==> flow/design.v <==
module DirectMappedCache #( parameter       BLOCK_SIZE = 32,
                            parameter       NUM_OF_BLOCKS_PER_LINE = 4,
                            parameter       NUM_OF_CACHE_LINES = 4,
                            parameter       ADDRESS_SIZE = 32
                            )
(
input rst_n_i, clk_i, read_i, write_i, write_line_i, read_line_i,
input [ADDRESS_SIZE - 1: 0] address_i,
input [BLOCK_SIZE - 1: 0] data_i,
input [NUM_OF_BLOCKS_PER_LINE*BLOCK_SIZE - 1 : 0] line_i,  
output reg [BLOCK_SIZE - 1: 0] data_o,
output reg [NUM_OF_BLOCKS_PER_LINE*BLOCK_SIZE - 1 : 0] line_o,
output reg [ADDRESS_SIZE - 1: 0]                        address_o,
output reg hit_o, read_flush_o, read_fetch_o, write_flush_o, write_fetch_o
);
reg rst_n_reg, read_reg, write_reg, write_line_reg, read_line_reg;
reg [ADDRESS_SIZE - 1: 0] address_reg;
reg [BLOCK_SIZE - 1: 0] data_i_reg;
reg [NUM_OF_BLOCKS_PER_LINE*BLOCK_SIZE - 1 : 0] line_i_reg;
localparam BLOCK_OFFSET_LENGTH = $clog2(NUM_OF_BLOCKS_PER_LINE);
localparam INDEX_LENGTH = $clog2(NUM_OF_CACHE_LINES);
localparam TAG_LENGTH = ADDRESS_SIZE - BLOCK_OFFSET_LENGTH - INDEX_LENGTH;
localparam DIRTY_BIT = 1'b1;  
localparam VALID_BIT = 1'b1;  
localparam CACHE_LINE_LENGTH = DIRTY_BIT + VALID_BIT + TAG_LENGTH + NUM_OF_BLOCKS_PER_LINE * BLOCK_SIZE;
localparam DIRTY_BIT_INDEX = CACHE_LINE_LENGTH - 1;
localparam VALID_BIT_INDEX = CACHE_LINE_LENGTH - 1 - DIRTY_BIT;
localparam TAG_INDEX = CACHE_LINE_LENGTH -1 - DIRTY_BIT - VALID_BIT;
wire [BLOCK_OFFSET_LENGTH - 1: 0] block_offset;
wire [INDEX_LENGTH - 1: 0] index;
wire [TAG_LENGTH - 1: 0] tag;
reg  [CACHE_LINE_LENGTH - 1: 0] cache [NUM_OF_CACHE_LINES - 1: 0];  
integer i;
assign index = address_reg[INDEX_LENGTH + BLOCK_OFFSET_LENGTH - 1 -: INDEX_LENGTH];
assign block_offset = address_reg[BLOCK_OFFSET_LENGTH - 1 -: BLOCK_OFFSET_LENGTH];
assign tag = address_reg[ADDRESS_SIZE - 1 -: TAG_LENGTH];
always @(posedge clk_i) begin
     rst_n_reg <= rst_n_i;
     read_reg <= read_i;
     write_reg <= write_i;
     write_line_reg <= write_line_i;
     read_line_reg <= read_line_i;
     address_reg <= address_i;
     data_i_reg <= data_i;
     line_i_reg <= line_i;
end
always @(posedge clk_i ) begin  
    if(!rst_n_reg) begin
        hit_o <= 0;
        read_flush_o <= 0;
        read_fetch_o <= 0;
        write_flush_o <= 0;
        write_fetch_o <= 0;
        for(i = 0; i < NUM_OF_CACHE_LINES; i = i + 1) begin
            cache[i][VALID_BIT_INDEX] <= 0;
        end
    end
    hit_o <= 0;
    read_flush_o <= 0;
    read_fetch_o <= 0;
    write_flush_o <= 0;
    write_fetch_o <= 0;
    if(read_reg) begin 
        if(cache[index][VALID_BIT_INDEX] && cache[index][TAG_INDEX -: TAG_LENGTH] == tag) begin
            hit_o <= 1;
            data_o <= cache[index][block_offset*BLOCK_SIZE + BLOCK_SIZE - 1 -: BLOCK_SIZE];
        end
        else if(cache[index][VALID_BIT_INDEX] && cache[index][DIRTY_BIT_INDEX] && !(cache[index][TAG_INDEX -: TAG_LENGTH] == tag)) begin
            read_flush_o <= 1;
        end
        else if(cache[index][VALID_BIT_INDEX] && !cache[index][DIRTY_BIT_INDEX] && !(cache[index][TAG_INDEX -: TAG_LENGTH] == tag)) begin
            read_fetch_o <= 1;
        end
        else if(!cache[index][VALID_BIT_INDEX]) begin
            read_fetch_o <= 1;
        end
    end
    if(write_reg) begin
        if(cache[index][VALID_BIT_INDEX] && cache[index][TAG_INDEX -: TAG_LENGTH] == tag) begin
            hit_o <= 1;
            read_flush_o <= 0;
            read_fetch_o <= 0;
            write_flush_o <= 0;
            write_fetch_o <= 0;
            cache[index][ DIRTY_BIT_INDEX ] <= 1;
            cache[index][ block_offset*BLOCK_SIZE + BLOCK_SIZE - 1 -: BLOCK_SIZE] <= data_i_reg;
        end
        else if(cache[index][VALID_BIT_INDEX] && cache[index][DIRTY_BIT_INDEX] && !(cache[index][TAG_INDEX -: TAG_LENGTH] == tag)) begin
            hit_o <= 0;
            read_flush_o <= 0;
            read_fetch_o <= 0;
            write_flush_o <= 1;
            write_fetch_o <= 0;
        end
        else if(cache[index][VALID_BIT_INDEX] && !cache[index][DIRTY_BIT_INDEX] && !(cache[index][TAG_INDEX -: TAG_LENGTH] == tag)) begin
            hit_o <= 0;
            read_flush_o <= 0;
            read_fetch_o <= 0;
            write_flush_o <= 0;
            write_fetch_o <= 1;
        end
        else if(!cache[index][VALID_BIT_INDEX]) begin
            hit_o <= 0;
            read_flush_o <= 0;
            read_fetch_o <= 0;
            write_flush_o <= 0;
            write_fetch_o <= 1;
        end
        else begin
            hit_o <= 0;
            read_flush_o <= 0;
            read_fetch_o <= 0;
            write_flush_o <= 0;
            write_fetch_o <= 0;
        end
    end
    if(write_line_reg) begin
        cache[index] <= {1'b0, 1'b1, tag, line_i_reg};
    end
    if(read_line_reg) begin
        hit_o <= 1;
        read_flush_o <= 0;
        read_fetch_o <= 0;
        write_flush_o <= 0;
        write_fetch_o <= 0;
        line_o <= cache[index][(TAG_INDEX - TAG_LENGTH) -: NUM_OF_BLOCKS_PER_LINE*BLOCK_SIZE];
        address_o <= { cache[index][ TAG_INDEX -: TAG_LENGTH ], index, {BLOCK_OFFSET_LENGTH{1'b0}}};
    end
end
endmodule
module DMC_Controller #(
                            parameter       BLOCK_SIZE = 32,
                            parameter       NUM_OF_BLOCKS_PER_LINE = 4,
                            parameter       NUM_OF_CACHE_LINES = 4,
                            parameter       ADDRESS_SIZE = 32
)
(
input                                                   clk_i,
input                                                   rst_n_i,
input                                                   write_i,
input                                                   read_i,
input                                                   hit_i,
input                                                   start_from_CPU_i,
input                                                   read_flush_i,
input                                                   read_fetch_i,
input                                                   write_flush_i,
input                                                   write_fetch_i,
input       [ADDRESS_SIZE - 1: 0]                       address_from_CPU_i,
input       [ADDRESS_SIZE - 1: 0]                       address_from_cache_i,
input       [BLOCK_SIZE - 1: 0]                         data_from_CPU_i,
input       [BLOCK_SIZE - 1: 0]                         data_from_cache_i,
input       [BLOCK_SIZE - 1: 0]                         data_from_memory_i,
input       [NUM_OF_BLOCKS_PER_LINE*BLOCK_SIZE - 1: 0]  line_i,
output  reg [BLOCK_SIZE - 1: 0]                         data_to_CPU_o,
output  reg [BLOCK_SIZE - 1: 0]                         data_to_cache_o,
output  reg [BLOCK_SIZE - 1: 0]                         data_to_memory_o,
output  reg [NUM_OF_BLOCKS_PER_LINE*BLOCK_SIZE - 1: 0]  line_o,
output  reg [ADDRESS_SIZE - 1: 0]                       address_to_cache_o,
output  reg [ADDRESS_SIZE - 1: 0]                       address_to_memory_o,
output  reg                                             ready_to_CPU_o,
output  reg                                             mem_read_o,
output  reg                                             mem_write_o,
output  reg                                             read_o,
output  reg                                             read_line_o,
output  reg                                             write_o,
output  reg                                             write_line_o
        );
localparam HIT = 0;
localparam READ_FLUSH = 1;
localparam READ_FETCH = 2;
localparam WRITE_FLUSH = 3;
localparam WRITE_FETCH = 4;
localparam READY = 0;
localparam READ = 1;
localparam READ_RESPONSE = 2;
localparam WRITE = 3;
localparam WRITE_RESPONSE = 4;
localparam FLUSH_CACHE_LINE = 5;
localparam READ_LINE = 6;
localparam WRITE_TO_MEM = 7;
localparam READ_FROM_MEM = 8;
localparam WAIT_MEM_READ = 9;
localparam RECEIVE_FROM_MEM = 10;
localparam WRITE_LINE = 11;
reg [$clog2(NUM_OF_BLOCKS_PER_LINE): 0] block_count;
reg [NUM_OF_BLOCKS_PER_LINE*BLOCK_SIZE - 1: 0] local_line;
reg [ADDRESS_SIZE - 1: 0] address_reg, address_from_cache_reg;
reg [BLOCK_SIZE - 1: 0] data_from_CPU_reg, data_from_cache_reg;
reg read_reg, write_reg;
reg [5:0] state;
wire [4:0] response;  
wire [ADDRESS_SIZE - 1: 0] line_address = {address_reg[ADDRESS_SIZE - 1: $clog2(NUM_OF_BLOCKS_PER_LINE)], {$clog2(NUM_OF_BLOCKS_PER_LINE){1'b0}}};
integer i;
always@(posedge clk_i) begin
    if(!rst_n_i) begin
        state <= READY;
        ready_to_CPU_o <= 0;
        mem_read_o <= 0;
        mem_write_o <= 0;
        read_o <= 0;
        read_line_o <= 0;
        write_o <= 0;
        write_line_o <= 0;
    end
    else
    case(state)
        READY: begin
            data_to_CPU_o <= data_from_cache_reg;  
            ready_to_CPU_o <= 1;
            if(start_from_CPU_i) begin
                address_reg <= address_from_CPU_i;
                data_from_CPU_reg <= data_from_CPU_i;
                read_reg <= read_i;
                write_reg <= write_i;
                ready_to_CPU_o <= 0;
                block_count <= 0;
                if(read_i) begin
                    state <= READ;
                end
                else if(write_i) begin
                    state <= WRITE;
                end
                else begin  
                    state <= READY;
                    $display("START RECEIEVED FROM CPU WITH NO INSTRUCTION");
                end
            end
        end
        READ: begin
            read_o <= 1;
            address_to_cache_o <= address_reg;
            state <= READ_RESPONSE;
            write_line_o <= 0;
        end
        READ_RESPONSE: begin
            read_o <= 0;
            if(hit_i == 1) begin
                data_from_cache_reg <= data_from_cache_i;
                state <= READY;
            end
            else if(read_flush_i == 1) begin
                state <= FLUSH_CACHE_LINE;
            end
            else if(read_fetch_i == 1) begin
                state <= READ_FROM_MEM;
            end
            else begin
                state <= READ_RESPONSE;
            end
        end
        WRITE: begin
            data_to_cache_o <= data_from_CPU_reg;
            write_o <= 1;
            address_to_cache_o <= address_reg;
            write_line_o <= 0;
            state <= WRITE_RESPONSE;
        end
        WRITE_RESPONSE: begin
            write_o <= 0;
            if(hit_i == 1) begin
                state <= READY;
            end
            else if(write_flush_i == 1) begin
                state <= FLUSH_CACHE_LINE;
            end
            else if(write_fetch_i == 1) begin
                state <= READ_FROM_MEM;
            end
            else begin
                state <= WRITE_RESPONSE;
            end
        end
        FLUSH_CACHE_LINE: begin
            address_to_cache_o <= address_reg;
            read_line_o <= 1;
            state <= READ_LINE;
        end
        READ_LINE: begin
            read_line_o <= 0;
            if(hit_i == 1) begin
                local_line <= line_i;
                address_from_cache_reg <= address_from_cache_i;
                state <= WRITE_TO_MEM;
            end
        end
        WRITE_TO_MEM: begin
            block_count <= block_count + 1;
            if(block_count < NUM_OF_BLOCKS_PER_LINE) begin  
                mem_write_o <= 1;
                data_to_memory_o <= local_line[block_count*BLOCK_SIZE + BLOCK_SIZE  - 1 -: BLOCK_SIZE];   
                address_to_memory_o <= (address_from_cache_reg + block_count);
            end
            else begin
                block_count <= 0;
                mem_write_o <= 0;
                state <= READ_FROM_MEM;
            end
        end
        READ_FROM_MEM: begin
            mem_read_o <= 1;
            address_to_memory_o <= (line_address + block_count);
            state <= WAIT_MEM_READ;
        end
        WAIT_MEM_READ: begin
            mem_read_o <= 0;
            state <= RECEIVE_FROM_MEM;
        end
        RECEIVE_FROM_MEM: begin
            if(block_count < NUM_OF_BLOCKS_PER_LINE)
                local_line[(block_count * BLOCK_SIZE) + BLOCK_SIZE - 1 -: BLOCK_SIZE]  <= data_from_memory_i;
            block_count <= block_count + 1;
            if(block_count < NUM_OF_BLOCKS_PER_LINE) begin
                state <= READ_FROM_MEM;
            end
            else begin
                block_count <= 0;
                state <= WRITE_LINE;
            end
        end
        WRITE_LINE: begin
            line_o <= local_line;
            write_line_o <= 1;
            address_to_cache_o <= address_reg;
            if(read_reg) begin
                state <= READ;
            end
            else if(write_reg) begin
                state <= WRITE;
            end
            else begin
                $display("GOT TO WRITE_LINE WITH INVALID INSTRUCTION");
                state <= READY;
            end
        end
    endcase
end
endmodule
module dmc_top (
    input         clk_i,
    input         rst_n_i,
    input         start_i,
    input         read_i,
    input         write_i,
    input  [31:0] address_i,
    input  [31:0] data_i,
    output [31:0] data_o,
    output        ready_o,
    output        mem_read_o,
    output        mem_write_o,
    output [31:0] mem_address_o,
    output [31:0] mem_data_o,
    input  [31:0] mem_data_i
);
localparam BLOCK_SIZE = 32;
localparam NUM_OF_BLOCKS_PER_LINE = 4;
localparam NUM_OF_CACHE_LINES = 4;
localparam ADDRESS_SIZE = 32;
localparam LINE_SIZE = NUM_OF_BLOCKS_PER_LINE * BLOCK_SIZE;
wire hit, read_flush, read_fetch, write_flush, write_fetch;
wire cache_read, cache_write, cache_read_line, cache_write_line;
wire [BLOCK_SIZE - 1: 0]   data_from_cache, data_to_cache;
wire [ADDRESS_SIZE - 1: 0] address_from_cache, address_to_cache;
wire [LINE_SIZE - 1: 0]    line_from_cache, line_to_cache;
DMC_Controller #(.BLOCK_SIZE(BLOCK_SIZE), .NUM_OF_BLOCKS_PER_LINE(NUM_OF_BLOCKS_PER_LINE),
                 .NUM_OF_CACHE_LINES(NUM_OF_CACHE_LINES), .ADDRESS_SIZE(ADDRESS_SIZE)) controller (
    .clk_i(clk_i),
    .rst_n_i(rst_n_i),
    .write_i(write_i),
    .read_i(read_i),
    .hit_i(hit),
    .start_from_CPU_i(start_i),
    .read_flush_i(read_flush),
    .read_fetch_i(read_fetch),
    .write_flush_i(write_flush),
    .write_fetch_i(write_fetch),
    .address_from_CPU_i(address_i),
    .address_from_cache_i(address_from_cache),
    .data_from_CPU_i(data_i),
    .data_from_cache_i(data_from_cache),
    .data_from_memory_i(mem_data_i),
    .line_i(line_from_cache),
    .data_to_CPU_o(data_o),
    .data_to_cache_o(data_to_cache),
    .data_to_memory_o(mem_data_o),
    .line_o(line_to_cache),
    .address_to_cache_o(address_to_cache),
    .address_to_memory_o(mem_address_o),
    .ready_to_CPU_o(ready_o),
    .mem_read_o(mem_read_o),
    .mem_write_o(mem_write_o),
    .read_o(cache_read),
    .read_line_o(cache_read_line),
    .write_o(cache_write),
    .write_line_o(cache_write_line)
);
DirectMappedCache #(.BLOCK_SIZE(BLOCK_SIZE), .NUM_OF_BLOCKS_PER_LINE(NUM_OF_BLOCKS_PER_LINE),
                    .NUM_OF_CACHE_LINES(NUM_OF_CACHE_LINES), .ADDRESS_SIZE(ADDRESS_SIZE)) cache (
    .rst_n_i(rst_n_i),
    .clk_i(clk_i),
    .read_i(cache_read),
    .write_i(cache_write),
    .write_line_i(cache_write_line),
    .read_line_i(cache_read_line),
    .address_i(address_to_cache),
    .data_i(data_to_cache),
    .line_i(line_to_cache),
    .data_o(data_from_cache),
    .line_o(line_from_cache),
    .address_o(address_from_cache),
    .hit_o(hit),
    .read_flush_o(read_flush),
    .read_fetch_o(read_fetch),
    .write_flush_o(write_flush),
    .write_fetch_o(write_fetch)
);
endmodule
* From RTL to reports: dmc_top *
The steps from the RTL of dmc_top to its reports follow in flow order.
Lines are those of the file above, counted from 1.
Cell names lack the library's common part.
Not given: -

set-up
  top = dmc_top
  clock = clk_i
  cell library = sky130hd
  library corner = tt_025C_1v80

* Word-level counts *
Counts by Yosys on the flattened word-level netlist (proc, flatten, opt, wreduce; memories kept). Print and check cells are left out. Cells with the same type and inputs are merged into one.
Memory sizes are those after Yosys's memory passes, which may raise the word count (mostly to a power of two), join words into wider ones and drop unused or constant bits.

word-level totals
  register bits after elaboration = 952
  input bits = 101
  memories kept = 1
  cells after elaboration = 492
  bits in writable memories = 632

cells by class
  shift operators = 6
  reductions and logical operators = 35
  bitwise gates (word level) = 164
  equality and inequality tests = 17
  add/subtract/negate cells = 12
  magnitude comparators = 1
  mux-type cells = 218

memory list
  name         depth  bits a word  RTL line  source
  cache.cache  4      158          32        reg  [CACHE_LINE_LENGTH - 1: 0] cache [NUM_OF_CACHE_LINES - 1: 0];

operators by type and width
  kind                                                      count
  two-way mux 158 bit                                       8
  case mux 128 bit (select 2 bit)                           1
  two-way mux 128 bit                                       2
  two-way mux 1 bit                                         182
  bitwise OR 1 bit                                          159
  variable part select 158 x 32 -> 32 bit                   1
  << shifter 32 x 32 -> 158 bit                             1
  << shifter 32 x 32 -> 158 bit (first input constant)      1
  bitwise AND 128 bit                                       1
  bitwise OR 128 bit                                        1
  variable part select 128 x 32 -> 32 bit                   1
  inverter 128 bit                                          1
  variable shift 32 x 33 -> 128 bit                         1
  variable shift 32 x 33 -> 128 bit (first input constant)  1
  case mux 6 bit (select 12 bit)                            1
  adder 32 x 1 -> 32 bit (second input constant)            2
  subtractor 32 x 1 -> 32 bit (second input constant)       2
  adder 32 x 3 -> 32 bit                                    2
  subtractor 32 x 6 -> 32 bit (second input constant)       2
  case mux 32 bit (select 2 bit)                            1
  two-way mux 6 bit                                         9
  negation 32 -> 33 bit                                     1
  two-way mux 32 bit                                        1
  equality test 28 bit                                      1
  equality test 6 x 3 -> 1 bit (second input constant)      4
  equality test 6 x 4 -> 1 bit (second input constant)      4
  AND reduction 3 bit                                       6
  nonzero test 2 bit                                        7

Other operator kinds: 24; their cells: 49.

* Longest topological paths *
Depth = most cells in a row (Yosys ltp): at word level without a register or memory, in the mapped netlist without a sequential cell, where the memories' decode and read muxes count.

logic depth
  depth in word-level cells = 11
  ABC_AREA = 0
  gate-level depth with buffers = 15
  depth with buffers taken out = 10

* After synthesis *
The flow's flattened synthesis, as Yosys stat reports it; memories are mapped. The netlist is that of the ABC_AREA named above (0 if unset); the other value can give another one.

cell types
  cell      count  total area (sq um)
  edfxtp_1  1365   4.1E+04
  mux4_2    218    4.91E+03
  dfxtp_1   225    4504.32
  a22o_1    133    1.16E+03
  mux2i_1   115    1.15E+03
  a21oi_1   149    745.715
  nor2_1    157    589.315
  clkbuf_1  106    397.882
  xnor2_1   38     332.819
  a22oi_1   39     292.781
  and2_1    42     262.752
  nor2b_1   34     212.704
  xor2_1    23     201.443
  nand2_1   35     131.376
  nand3_1   22     110.106
  buf_2     19     95.091
  a211oi_1  10     75.072
  ha_1      6      75.072

Other cell types: 41; their cells: 134.

mapped netlist
  chip area (Yosys) = 57203.6 sq um
  buffer cells = 145
  flip-flop cells = 1590
  standard cells after synthesis = 2870

The figures by module come from a second, unflattened synthesis with its own total; it is not the netlist above.

second synthesis, totals
  cell total of the unflattened synthesis = 2903
  area (unflattened synthesis) = 57782.9 sq um

Rows give one instance, submodules left out.

modules
  module             sequential area (sq um)  area (sq um)  times used  cells
  DirectMappedCache  28687.5                  35250.1       1           1554
  DMC_Controller     16866.2                  22532.9       1           1349
  dmc_top            0.0                      0.0           1           0

==> runs of dmc_top <==
4 stored runs of dmc_top in the flow (synthesis by Yosys, layout by OpenROAD, sky130hd cells), in arbitrary order. Constraints: input delay and output delay 20% of the set period each, output load 0.01 pF.
"critical setup path time" = time allowed to the worst setup path (clock period - input delay - output delay, where it has them) - its slack; a late launch clock adds to it, a late capture clock takes from it.
"critical setup path time" is known to 10 ps.
Settings: - = not set for that run.
Results: - = not shown.

name                                     run 1                 run 2                 run 3  run 4
CORE_MARGIN                              4                     2                     4      2
CORE_UTILIZATION                         36                    57                    40     40
GPL_ROUTABILITY_DRIVEN                   1                     0                     -      -
PLACE_DENSITY_LB_ADDON                   0.16                  -                     -      -
SETUP_SLACK_MARGIN                       0.28                  1.46                  1.54   -
period_ns                                4.56                  5.76                  5.3    4.19
CAP_MARGIN                               20                    15                    20     20
SLEW_MARGIN                              20                    10                    25     20
ABC_AREA                                 -                     0                     1      -
CELL_PAD_IN_SITES_DETAIL_PLACEMENT       -                     0                     2      -
CELL_PAD_IN_SITES_GLOBAL_PLACEMENT       -                     0                     2      -
CORE_ASPECT_RATIO                        -                     0.7                   0.56   -
CTS_CLUSTER_DIAMETER                     -                     75                    140    -
CTS_CLUSTER_SIZE                         -                     20                    -      -
HOLD_SLACK_MARGIN                        -                     0.18                  -      -
MIN_ROUTING_LAYER                        -                     met2                  met2   -
TNS_END_PERCENT                          -                     40                    90     -
GPL_TIMING_DRIVEN                        -                     -                     0      -
MAX_ROUTING_LAYER                        -                     -                     met5   -
Yosys chip area after synthesis (sq um)  57203.6               57203.6               -      57203.6
die footprint (sq um)                    165340.0              102947.0              -      146050.0
post-route utilization                   0.431                 0.641                 -      0.48
worst setup slack after layout (ps)      631                   1368                  -      350
summed negative setup slack (ps)         0                     0                     -      0
critical setup path time (ps)            3930                  4390                  -      3840
worst setup path type                    register to register  register to register  -      register to register

Run 3: stopped before the end: routing reported GRT-0116
